==> flow/design.v <==
module sin_h(
    input signed [15:0] r_in,
    output signed [15:0] r_out
    );
     wire signed [15:0] a,b,c,d;
     assign a = r_in + (r_in >>> 2);
     assign b = (a >>> 4)+(r_in >>> 6);
     assign c = b+a; 
     assign d = (c >>> 5)+(r_in);
     assign r_out = d >>>1;     
endmodule
module cos_h(
    input signed [15:0] r,
    output signed [15:0] r_o
    );
    wire signed [15:0] a,b,c,d;
  assign a = r + (r >>> 2);
  assign b = r + (a >>> 2);
  assign c = b >>> 9;
  assign d = r + (r >>> 3);
  assign r_o = c+d;
endmodule
module sinh_23(
    input signed [15:0] rin,
    input S,
    output signed [15:0] rout
    );
     wire signed [15:0] a,b,c,d,e;
     assign a = (rin >>> 4)+ rin;
     assign b = rin + (rin >>> 9);
     assign c = b + (a >>> 7);
     assign d = c >>> 2;
     assign e = b >>> 3;
     assign rout = S? d:e;
endmodule
module cosh_23(
    input signed [15:0] ri,
    input sel,
    output signed [15:0] ro
    );
    wire signed [15:0] a,b,c,d;
    assign a = ri >>>7;
    assign b = (ri >>> 8)+ ri;
    assign c = b >>> 5;
    assign d = sel? c:b;
    assign ro = d + ri;
endmodule
module sinh_45(
    input signed [15:0] rin,
    input s,
    output signed [15:0] rout    
    );
    wire signed [15:0] a,b,c;
    assign a = rin >>> 4;
    assign b = rin >>> 5;
    assign c = s? a:b;
    assign rout = c;
endmodule
module cosh_45(
    input signed [15:0] rin,
    input s,
    output signed [15:0] rout    
    );
    wire signed [15:0] a,b,c;
    assign a = rin >>> 11;
    assign b = rin >>> 9;
    assign c = s? b:a;
    assign rout = rin + c;
endmodule
module stage_1(
    input signed [15:0] x_in,
    input signed [15:0] y_in,
    input signed [15:0] ang_in,
    input clk,
    input reset,
    output reg signed [15:0] x_out,
    output reg signed [15:0] y_out,
    output reg signed [15:0] ang_out
    );
    wire signed [15:0] p,q,u,v,abs_theta;
    assign abs_theta = ang_in[15] ? (~ang_in + 1'b1) : ang_in;
    reg signed [15:0] r,s,w,x,z,k; 
    sin_h S1(.r_in(y_in), .r_out(q));
    sin_h S2(.r_in(x_in), .r_out(u));
    cos_h C1(.r(x_in), .r_o(p));
    cos_h C2(.r(y_in), .r_o(v));
    always @(posedge clk, posedge reset)
    begin
    if(reset)
      begin
      x_out <= 16'b0000000000000000;
      y_out <= 16'b0000000000000000;
      ang_out <= 16'b0000000000000000;
      end
    else
    begin
      if (abs_theta <= 16'b0001000000000000)
         begin
         x_out <= x_in;
         y_out <= y_in;
         ang_out <= ang_in;
         end
      else 
         begin
         case(ang_in[15])
         1'b0: begin 
              x_out <= p+q; 
              y_out <= u+v; 
              ang_out <= ang_in - 16'b0010000000000000; 
              end
         1'b1: begin 
              x_out <= p-q; 
              y_out <= v-u; 
              ang_out <= ang_in + 16'b0010000000000000; 
              end
          endcase
         end
  end
end
endmodule
module stage_23(
    input signed [15:0] x_pr,
    input signed [15:0] y_pr,
    input signed [15:0] ang_pr,
    input clk,
    input reset,
    output reg signed [15:0] sx2_op,
    output reg signed [15:0] sy2_op,
    output reg signed [15:0] sa2_op
    );
  wire signed [15:0] abs_theta,o1,o2,o3,o4,w1,w2,w3,w4;
  assign abs_theta = ang_pr[15] ? (~ang_pr + 1'b1) : ang_pr;
  wire sel23;
  assign sel23 = (abs_theta > 16'b0000110000000000)?1'b1:1'b0;
  sinh_23 S1(.rin(x_pr),.S(sel23),.rout(o1));
  sinh_23 S2(.rin(y_pr),.S(sel23),.rout(o2));
  cosh_23 C1(.ri(x_pr),.sel(sel23),.ro(o3));
  cosh_23 C2(.ri(y_pr),.sel(sel23),.ro(o4)); 
always @(posedge clk, posedge reset)
begin
  if(reset)
      begin
      sx2_op <= 16'b0000000000000000;
      sy2_op<= 16'b0000000000000000;
      sa2_op <= 16'b0000000000000000;
      end
  else 
     begin
     if (abs_theta > 16'b0000110000000000 | abs_theta <= 16'b0000010000000000)
      begin
      sx2_op <= x_pr;
      sy2_op <= y_pr;
      sa2_op <= ang_pr;
      end
  else
      begin
         if(ang_pr[15])
          begin
          sx2_op <= o3 - o2;
          sy2_op <= o4 - o1;
          sa2_op <= sel23? (ang_pr + 16'b0001000000000000) : (ang_pr + 16'b0000100000000000);
          end
         else
          begin
          sx2_op <= o3 + o2;
          sy2_op <= o4 + o1;
          sa2_op <= sel23? (ang_pr - 16'b0001000000000000) : (ang_pr - 16'b0000100000000000);
          end
      end 
    end
end
endmodule  
module stage_45(
    input signed [15:0] sx2_op,
    input signed [15:0] sy2_op,
    input signed [15:0] sa2_op,
    input clk,
    input reset,
    output reg signed [15:0] x_nxt,
    output reg signed [15:0] y_nxt,
    output reg signed [15:0] ang_nxt
    );
    wire signed [15:0] o5,o6,o7,o8,w5,w6,w7,w8,abs_theta2;
    wire sel45;
    assign abs_theta2 = sa2_op[15] ? (~sa2_op + 1'b1) : sa2_op;
    assign sel45 = (abs_theta2 > 16'b0000001100000000)? 1'b1:1'b0;
sinh_45 S3(.rin(sx2_op),.s(sel45),.rout(o5));
sinh_45 S4(.rin(sy2_op),.s(sel45),.rout(o6));
cosh_45 C3(.rin(sx2_op),.s(sel45),.rout(o7));
cosh_45 C4(.rin(sy2_op),.s(sel45),.rout(o8));
always @(posedge clk, posedge reset)
begin
   if(reset)
      begin
      x_nxt <= 16'b0000000000000000;
      y_nxt <= 16'b0000000000000000;
      ang_nxt <= 16'b0000000000000000;
      end
   else
      begin
         if(abs_theta2 <= 16'b0000000100000000)
             begin
             x_nxt <= sx2_op;
             y_nxt <= sy2_op;
             ang_nxt <= sa2_op;
             end 
         else
             begin
             if(sa2_op[15])
                begin
                x_nxt <= o7 - o5;
                y_nxt <= o8 - o6;
                ang_nxt <= sel45? (sa2_op + 16'b0000010000000000) : (sa2_op + 16'b0000001000000000);
                end
             else
                begin
                x_nxt <= o7 + o5;
                y_nxt <= o8 + o6;
                ang_nxt <= sel45? (sa2_op - 16'b0000010000000000) : (sa2_op - 16'b0000001000000000);
                end
             end
      end
end
endmodule
module last_stage(
    input signed [15:0] x3,
    input signed [15:0] y3,
    input signed [15:0] ang3,
    input clk,
    input reset,
    output reg signed [15:0] xf,
    output reg signed [15:0] yf
    );
    wire signed [15:0] abs_theta,w1,w2,w3,w4,w5,w6;
    assign abs_theta = ang3[15] ? (~ang3 + 1'b1) : ang3;
    wire [3:0] k;
    assign k = abs_theta[15:12] + abs_theta[11];
    assign w1 = y3 >>> 9;
    assign w2 = x3 >>> 9;
    assign w3 = k*w1;
    assign w4 = k*w2;
    always @(posedge clk, posedge reset)
    begin
       if (reset)
         begin
         xf <= 16'b0000000000000000;
         yf <= 16'b0000000000000000;
         end
       else 
          begin
               if (ang3[15])
                 begin
                 xf <= x3 + w3;
                 yf <= y3 + w4;
                 end
               else 
                 begin
                 xf <= x3 - w3;
                 yf <= y3 - w4;
                 end
          end
    end
endmodule
`timescale 1ns / 100ps
module cordic_2taylor (
input clk,
input reset,
input signed [15:0] ang,
input signed [15:0] xin,
input signed [15:0] yin,
output signed [15:0] Xout,
output signed [15:0] Yout);
wire signed [15:0] x1, y1, theta1;           
wire signed [15:0] x2, y2, theta2;           
wire signed [15:0] x3, y3, theta3;           
    stage_1 S1(xin,yin,ang,clk,reset,x1,y1,theta1);
    stage_23 S2(x1,y1,theta1,clk,reset,x2,y2,theta2);
    stage_45 S3(x2,y2,theta2,clk,reset,x3,y3,theta3);
    last_stage S4(x3,y3,theta3,clk,reset,Xout,Yout);
endmodule
== From RTL to reports: cordic_2taylor ==
The steps from the RTL of cordic_2taylor to its reports follow in flow order.
Line numbers count from 1 in the design file above.
Cell names lack the library's common part.
A cell with - has no value.

* Top: cordic_2taylor
* Clock input: clk
* Library: sky130hd
* Library corner: tt_025C_1v80

== After elaboration ==
Source: Yosys, flattened and elaborated, memories not mapped. Widths are those after wreduce; folded enables and synchronous resets count as part of the registers. Registers that Yosys merges into a memory's read port (data or address) are not register bits. Print and check cells do not count. Equal cells are merged and count once.

* Cells after elaboration: 119
* Flip-flop bits (word level): 176
* Output and inout bits: 32
* Bits of input ports: 50

* Muxes and demuxes: 38
* Add/sub/neg operators: 57
* Multiply operators: 2
* Magnitude comparators: 5
* Bitwise gates (word level): 6

{| class="wikitable"
|+ Operator list
! kind !! count
|-
| 2-to-1 mux 16 bit || 27
|-
| multiplier 4 x 16 -> 16 bit || 2
|-
| adder 16 bit || 6
|-
| case mux 16 bit (select 2 bit) || 3
|-
| adder 16 x 1 -> 16 bit (second input constant) || 4
|-
| adder 16 x 14 -> 16 bit || 4
|-
| subtractor 16 bit || 4
|-
| adder 16 x 7 -> 16 bit || 4
|-
| NOT 16 bit || 4
|-
| adder 11 x 16 -> 16 bit || 2
|-
| adder 12 x 16 -> 16 bit || 2
|-
| adder 13 x 16 -> 16 bit || 2
|-
| adder 16 x 12 -> 16 bit || 2
|-
| subtractor 16 x 12 -> 16 bit || 2
|-
| adder 16 x 13 -> 16 bit || 2
|-
| subtractor 16 x 15 -> 16 bit || 2
|-
| adder 16 x 9 -> 16 bit || 2
|-
| adder 7 x 16 -> 16 bit || 2
|-
| adder 8 x 16 -> 16 bit || 2
|-
| 2-to-1 mux 15 bit || 2
|-
| adder 12 x 10 -> 13 bit || 2
|-
| 2-to-1 mux 11 bit || 2
|-
| adder 15 x 16 -> 16 bit || 1
|-
| adder 16 x 10 -> 16 bit (second input constant) || 1
|-
| subtractor 16 x 10 -> 16 bit (second input constant) || 1
|-
| greater-than comparator 16 x 10 -> 1 bit (second input constant) || 1
|-
| adder 16 x 11 -> 16 bit (second input constant) || 1
|-
| subtractor 16 x 11 -> 16 bit (second input constant) || 1
|}

Not listed: further kinds 16, cells in them 18.

== Longest topological paths ==
Yosys ltp: most cells in a row. Word level: on the elaborated netlist, between registers, memories and ports. Mapped: between sequential cells and ports; inverters and the memories' decode and read muxes count.

* Depth after elaboration: 10
* ABC_AREA: 0
* Mapped depth: 43
* Gate-level depth less buffers: 43

== After synthesis ==
The flow's flattened synthesis, as Yosys stat reports it; memories are mapped. The netlist is that of the ABC_AREA named above (0 if unset); the other value can give another one.
Totals and module areas in this step are rounded.

* Sequential area: 4,400 um2
* Standard cells after synthesis: 4,147
* Chip area (Yosys): 32,300 um2
* Buffer cells: 107
* Mapped flip-flops: 176

{| class="wikitable"
|+ Cell types
! cell !! count !! area in all (um2)
|-
| ha_1 || 471 || 5.89E+03
|-
| dfrtp_1 || 176 || 4.4E+03
|-
| fa_1 || 113 || 2,262.17
|-
| xnor2_1 || 258 || 2.26E+03
|-
| nand2_1 || 393 || 1.48E+03
|-
| o21ai_0 || 294 || 1.47E+03
|-
| inv_1 || 377 || 1.42E+03
|-
| a21oi_1 || 264 || 1.32E+03
|-
| xor2_1 || 141 || 1.23E+03
|-
| nor2_1 || 315 || 1.18E+03
|-
| a21o_1 || 99 || 743.213
|-
| nor3_1 || 124 || 620.595
|-
| or3_1 || 65 || 406.64
|-
| o21a_1 || 52 || 390.374
|-
| nand2b_1 || 60 || 375.36
|-
| nand3_1 || 69 || 345.331
|-
| o21bai_1 || 43 || 322.81
|-
| a21boi_0 || 41 || 307.795
|}

Not listed: further types 83, cells in them 792.
The figures by module come from a second, unflattened synthesis with its own total; it is not the netlist above.

* Cells (unflattened synthesis): 4,155
* Area total of the unflattened synthesis: 34,500 um2

Rows give one instance, submodules left out.

{| class="wikitable"
|+ By module
! module !! instances !! seq. area (um2) !! area (um2) !! cells
|-
| last_stage || 1 || 801 || 4,980 || 572
|-
| stage_45 || 1 || 1,200 || 4,190 || 501
|-
| stage_23 || 1 || 1,200 || 4,170 || 468
|-
| stage_1 || 1 || 1,200 || 4,130 || 448
|-
| sin_h || 2 || 0.0 || 2,030 || 251
|-
| cos_h || 2 || 0.0 || 1,970 || 238
|-
| sinh_23 || 2 || 0.0 || 1,840 || 239
|-
| cosh_23 || 2 || 0.0 || 1,540 || 204
|-
| cosh_45 || 2 || 0.0 || 952 || 134
|-
| sinh_45 || 2 || 0.0 || 210 || 17
|-
| cordic_2taylor || 1 || 0.0 || 0.0 || 0
|}

== Worst setup path after synthesis ==
OpenSTA on the mapped netlist: ideal clock, no wires. The path of least setup slack (recovery checks aside). Input and output delay are each 20% of the period. Register names are those of the netlist, which keeps one name where synthesis merged equal registers.

* Path kind: input -> register
* Start: input xin[0]
* End: register S1.x_out[15]
* Setup time: 125 ps
* Time at the first pin: 2,000 ps
* Slack: -143 ps
* Data arrival time: 10,018 ps
* Period: 10,000 ps
* Required time: 9,875 ps
* Input delay: 2,000 ps
* Path buffers: 0
* Path delay: 8,143 ps
* Stages: 38
* Synthesis period reached: 10,143 ps

"path delay" is the arrival time less input delay plus setup time.
"stages": output pins that drive a net of the path, with the launching flip-flop's if there is one; two outputs of one cell count as two.
"synthesis period reached" is the clock period less the worst setup slack; recovery checks do not enter. This is arithmetic on one report: input and output delays are still those of the set period (20% each).
The rows between start and end are the longest chain of elaborated cells between them; the timing report does not say that the signal goes this way. Where chains are equally long, one stands for them.
A line is the first line of the expression or statement that the cell stems from. Yosys adds cells for indexed reads and writes and turns some case tables into memories.
A register here has more assigning lines than the two given.

* Path through: ha_1 inv_1 fa_1 nor2b_1 o21ai_0 a21boi_0 o21ai_0 a21oi_1 o21ai_0 a21oi_1 nand2b_1 inv_1 ha_1 o211a_1 a2111oi_0 a2111oi_0 a211o_1 o211a_1 [2 not listed] xor2_1 fa_1 inv_1 ha_1 inv_1 o21bai_1 a21oi_1 o21bai_1 a21oi_1 o21ai_0 or4b_2 nand3_1 ha_1 a21oi_1 o21ai_0 xnor3_1 xnor2_1 mux2_2
* Cells in the longest elaborated chain: 6
* Elaborated cells between the ends (all ways): 8
* Classes of those cells: add/sub: 6; mux: 2

{| class="wikitable"
|+ Ends and longest elaborated chain, post-synthesis
! item !! RTL line !! RTL
|-
| from (decl) || 269 || <nowiki>input signed [15:0] xin,</nowiki>
|-
| adder 16 x 14 -> 16 bit || 17 || <nowiki>assign a = r + (r >>> 2);</nowiki>
|-
| adder 16 x 14 -> 16 bit || 18 || <nowiki>assign b = r + (a >>> 2);</nowiki>
|-
| adder 7 x 16 -> 16 bit || 21 || <nowiki>assign r_o = c+d;</nowiki>
|-
| subtractor 16 x 15 -> 16 bit || 112 || <nowiki>x_out <= p-q;</nowiki>
|-
| case mux 16 bit (select 2 bit) || 105 || <nowiki>case(ang_in[15])</nowiki>
|-
| 2-to-1 mux 16 bit || 97 || <nowiki>if (abs_theta <= 16'b0001000000000000)</nowiki>
|-
| to (assign) || 99 || <nowiki>x_out <= x_in;</nowiki>
|-
| to (assign) || 107 || <nowiki>x_out <= p+q;</nowiki>
|-
| to (decl) || 76 || <nowiki>output reg signed [15:0] x_out,</nowiki>
|}

== Worst path after layout ==
From the final timing report of entry A: the path of least setup slack in the routed layout; clock arrival at registers is part of the times.
The report prints the path's times to 10 ps; the period is as set.

* Path kind: input -> register
* Start: input xin[2]
* End: register S1.y_out[15]
* Input delay: 1,310 ps
* Required time: 6,900 ps
* Period: 6,540 ps
* Time at the first pin: 1,310 ps
* Setup time: 120 ps
* Stages: 39
* Data arrival time: 8,930 ps
* Slack: -2,030 ps
* Path buffers: 3

The rows between start and end are the longest chain of elaborated cells between them; the timing report does not say that the signal goes this way. Where chains are equally long, one stands for them.
A register here has more assigning lines than the two given.

* Path through: buf_12 ha_4 inv_2 fa_2 nor2b_2 o21ai_2 a21boi_2 o21ai_2 a21oi_2 o21ai_2 buf_4 nand3_4 nand2b_4 fa_1 inv_2 ha_4 and4b_1 a221oi_4 [3 not listed] ha_1 nor2b_4 o31a_1 buf_4 o31ai_4 o21ai_0 a21oi_1 xnor2_2 nor4_1 a31oi_1 xnor2_1 ha_1 nand2_1 o41a_1 o21ai_1 xor3_1 xnor3_1 mux2_4
* Cells in the longest elaborated chain: 7
* Elaborated cells between the ends (all ways): 8
* Classes of those cells: add/sub: 6; mux: 2

{| class="wikitable"
|+ Ends and longest elaborated chain, after layout
! item !! RTL line !! RTL
|-
| from (decl) || 269 || <nowiki>input signed [15:0] xin,</nowiki>
|-
| adder 16 x 14 -> 16 bit || 6 || <nowiki>assign a = r_in + (r_in >>> 2);</nowiki>
|-
| adder 12 x 10 -> 13 bit || 7 || <nowiki>assign b = (a >>> 4)+(r_in >>> 6);</nowiki>
|-
| adder 13 x 16 -> 16 bit || 8 || <nowiki>assign c = b+a;</nowiki>
|-
| adder 11 x 16 -> 16 bit || 9 || <nowiki>assign d = (c >>> 5)+(r_in);</nowiki>
|-
| subtractor 16 x 15 -> 16 bit || 113 || <nowiki>y_out <= v-u;</nowiki>
|-
| case mux 16 bit (select 2 bit) || 105 || <nowiki>case(ang_in[15])</nowiki>
|-
| 2-to-1 mux 16 bit || 97 || <nowiki>if (abs_theta <= 16'b0001000000000000)</nowiki>
|-
| to (assign) || 100 || <nowiki>y_out <= y_in;</nowiki>
|-
| to (assign) || 108 || <nowiki>y_out <= u+v;</nowiki>
|-
| to (decl) || 77 || <nowiki>output reg signed [15:0] y_out,</nowiki>
|}

Top module cordic_2taylor; platform sky130hd; tools Yosys and OpenROAD; 3 stored runs in no particular order. Input and output delays are each 20% of the period that was set; the output load is 0.01 pF.
"achieved clock period" = clock period - worst setup slack. The figure is calculated, with input and output delays left at 20% of the set period.
By "worst setup path time" is meant the share of the clock period that the worst setup path is allowed (20% is reserved at inputs, 20% at outputs), minus its slack. Clock arrival times at its registers enter into it.
"worst setup path time" is given in steps of 10 ps.
The results are shown rounded.

Entry A
==> flow/run.sh <==
#!/bin/bash
# the make line also repeats the synthesis and layout settings of config.mk as NAME=value (left out here)
make -C /OpenROAD-flow-scripts/flow DESIGN_CONFIG=/design/flow/config.mk WORK_HOME=/design/flow/orfs CLKGATE_MAP_FILE= finish
==> flow/config.mk <==
export PLATFORM = sky130hd
export DESIGN_NAME = cordic_2taylor
export DESIGN_NICKNAME = cordic_2taylor
export VERILOG_FILES = /design/flow/design.v
export SDC_FILE = /design/flow/constraint.sdc
export NUM_CORES = 4
export LEC_CHECK = 0
export CAP_MARGIN = 25
export CORE_MARGIN = 2
export CORE_UTILIZATION = 42
export CTS_CLUSTER_DIAMETER = 337
export CTS_CLUSTER_SIZE = 61
export GPL_ROUTABILITY_DRIVEN = 1
export GPL_TIMING_DRIVEN = 0
export MAX_ROUTING_LAYER = met4
export MIN_ROUTING_LAYER = met1
export SETUP_SLACK_MARGIN = 0.72
export SLEW_MARGIN = 20
==> flow/constraint.sdc <==
create_clock -name core_clock -period 6.54 [get_ports {clk}]
set_input_delay 1.3080 -clock core_clock [delete_from_list [all_inputs] [get_ports {clk}]]
set_output_delay 1.3080 -clock core_clock [all_outputs]
set_load 0.01 [all_outputs]

==> results of entry A <==
chip area after synthesis (Yosys): 32,300 um2
die area: 79,100 um2
standard-cell area of the final layout: 43,100 um2
utilization: 56.7%
worst setup slack after layout: -2,030 ps
total negative slack: -32,700 ps
worst hold slack: 430 ps
achieved clock period: 8,573 ps
worst setup path time: 7,260 ps
worst setup path kind: input -> register

Entry B
==> flow/run.sh <==
#!/bin/bash
# the make line also repeats the synthesis and layout settings of config.mk as NAME=value (left out here)
make -C /OpenROAD-flow-scripts/flow DESIGN_CONFIG=/design/flow/config.mk WORK_HOME=/design/flow/orfs CLKGATE_MAP_FILE= finish
==> flow/config.mk <==
export PLATFORM = sky130hd
export DESIGN_NAME = cordic_2taylor
export DESIGN_NICKNAME = cordic_2taylor
export VERILOG_FILES = /design/flow/design.v
export SDC_FILE = /design/flow/constraint.sdc
export NUM_CORES = 4
export LEC_CHECK = 0
export CAP_MARGIN = 20
export CELL_PAD_IN_SITES_DETAIL_PLACEMENT = 2
export CORE_MARGIN = 2
export CORE_UTILIZATION = 40
export GPL_ROUTABILITY_DRIVEN = 0
export MAX_ROUTING_LAYER = met4
export MIN_ROUTING_LAYER = met2
export SLEW_MARGIN = 20
export TNS_END_PERCENT = 85
==> flow/constraint.sdc <==
create_clock -name core_clock -period 10.0 [get_ports {clk}]
set_input_delay 2.0000 -clock core_clock [delete_from_list [all_inputs] [get_ports {clk}]]
set_output_delay 2.0000 -clock core_clock [all_outputs]
set_load 0.01 [all_outputs]

==> results of entry B <==
did not finish, routing stopped with GRT-0116

Entry C
==> flow/run.sh <==
#!/bin/bash
# the make line also repeats the synthesis and layout settings of config.mk as NAME=value (left out here)
make -C /OpenROAD-flow-scripts/flow DESIGN_CONFIG=/design/flow/config.mk WORK_HOME=/design/flow/orfs CLKGATE_MAP_FILE= finish
==> flow/config.mk <==
export PLATFORM = sky130hd
export DESIGN_NAME = cordic_2taylor
export DESIGN_NICKNAME = cordic_2taylor
export VERILOG_FILES = /design/flow/design.v
export SDC_FILE = /design/flow/constraint.sdc
export NUM_CORES = 4
export LEC_CHECK = 0
export CAP_MARGIN = 20
export CORE_MARGIN = 2
export CORE_UTILIZATION = 18
export SLEW_MARGIN = 20
==> flow/constraint.sdc <==
create_clock -name core_clock -period 9.78 [get_ports {clk}]
set_input_delay 1.9560 -clock core_clock [delete_from_list [all_inputs] [get_ports {clk}]]
set_output_delay 1.9560 -clock core_clock [all_outputs]
set_load 0.01 [all_outputs]

==> results of entry C <==
chip area after synthesis (Yosys): 32,300 um2
die area: 183,000 um2
standard-cell area of the final layout: 40,300 um2
utilization: 22.6%
worst setup slack after layout: 341 ps
total negative slack: 0 ps
worst hold slack: 444 ps
achieved clock period: 9,439 ps
worst setup path time: 7,480 ps
worst setup path kind: input -> register
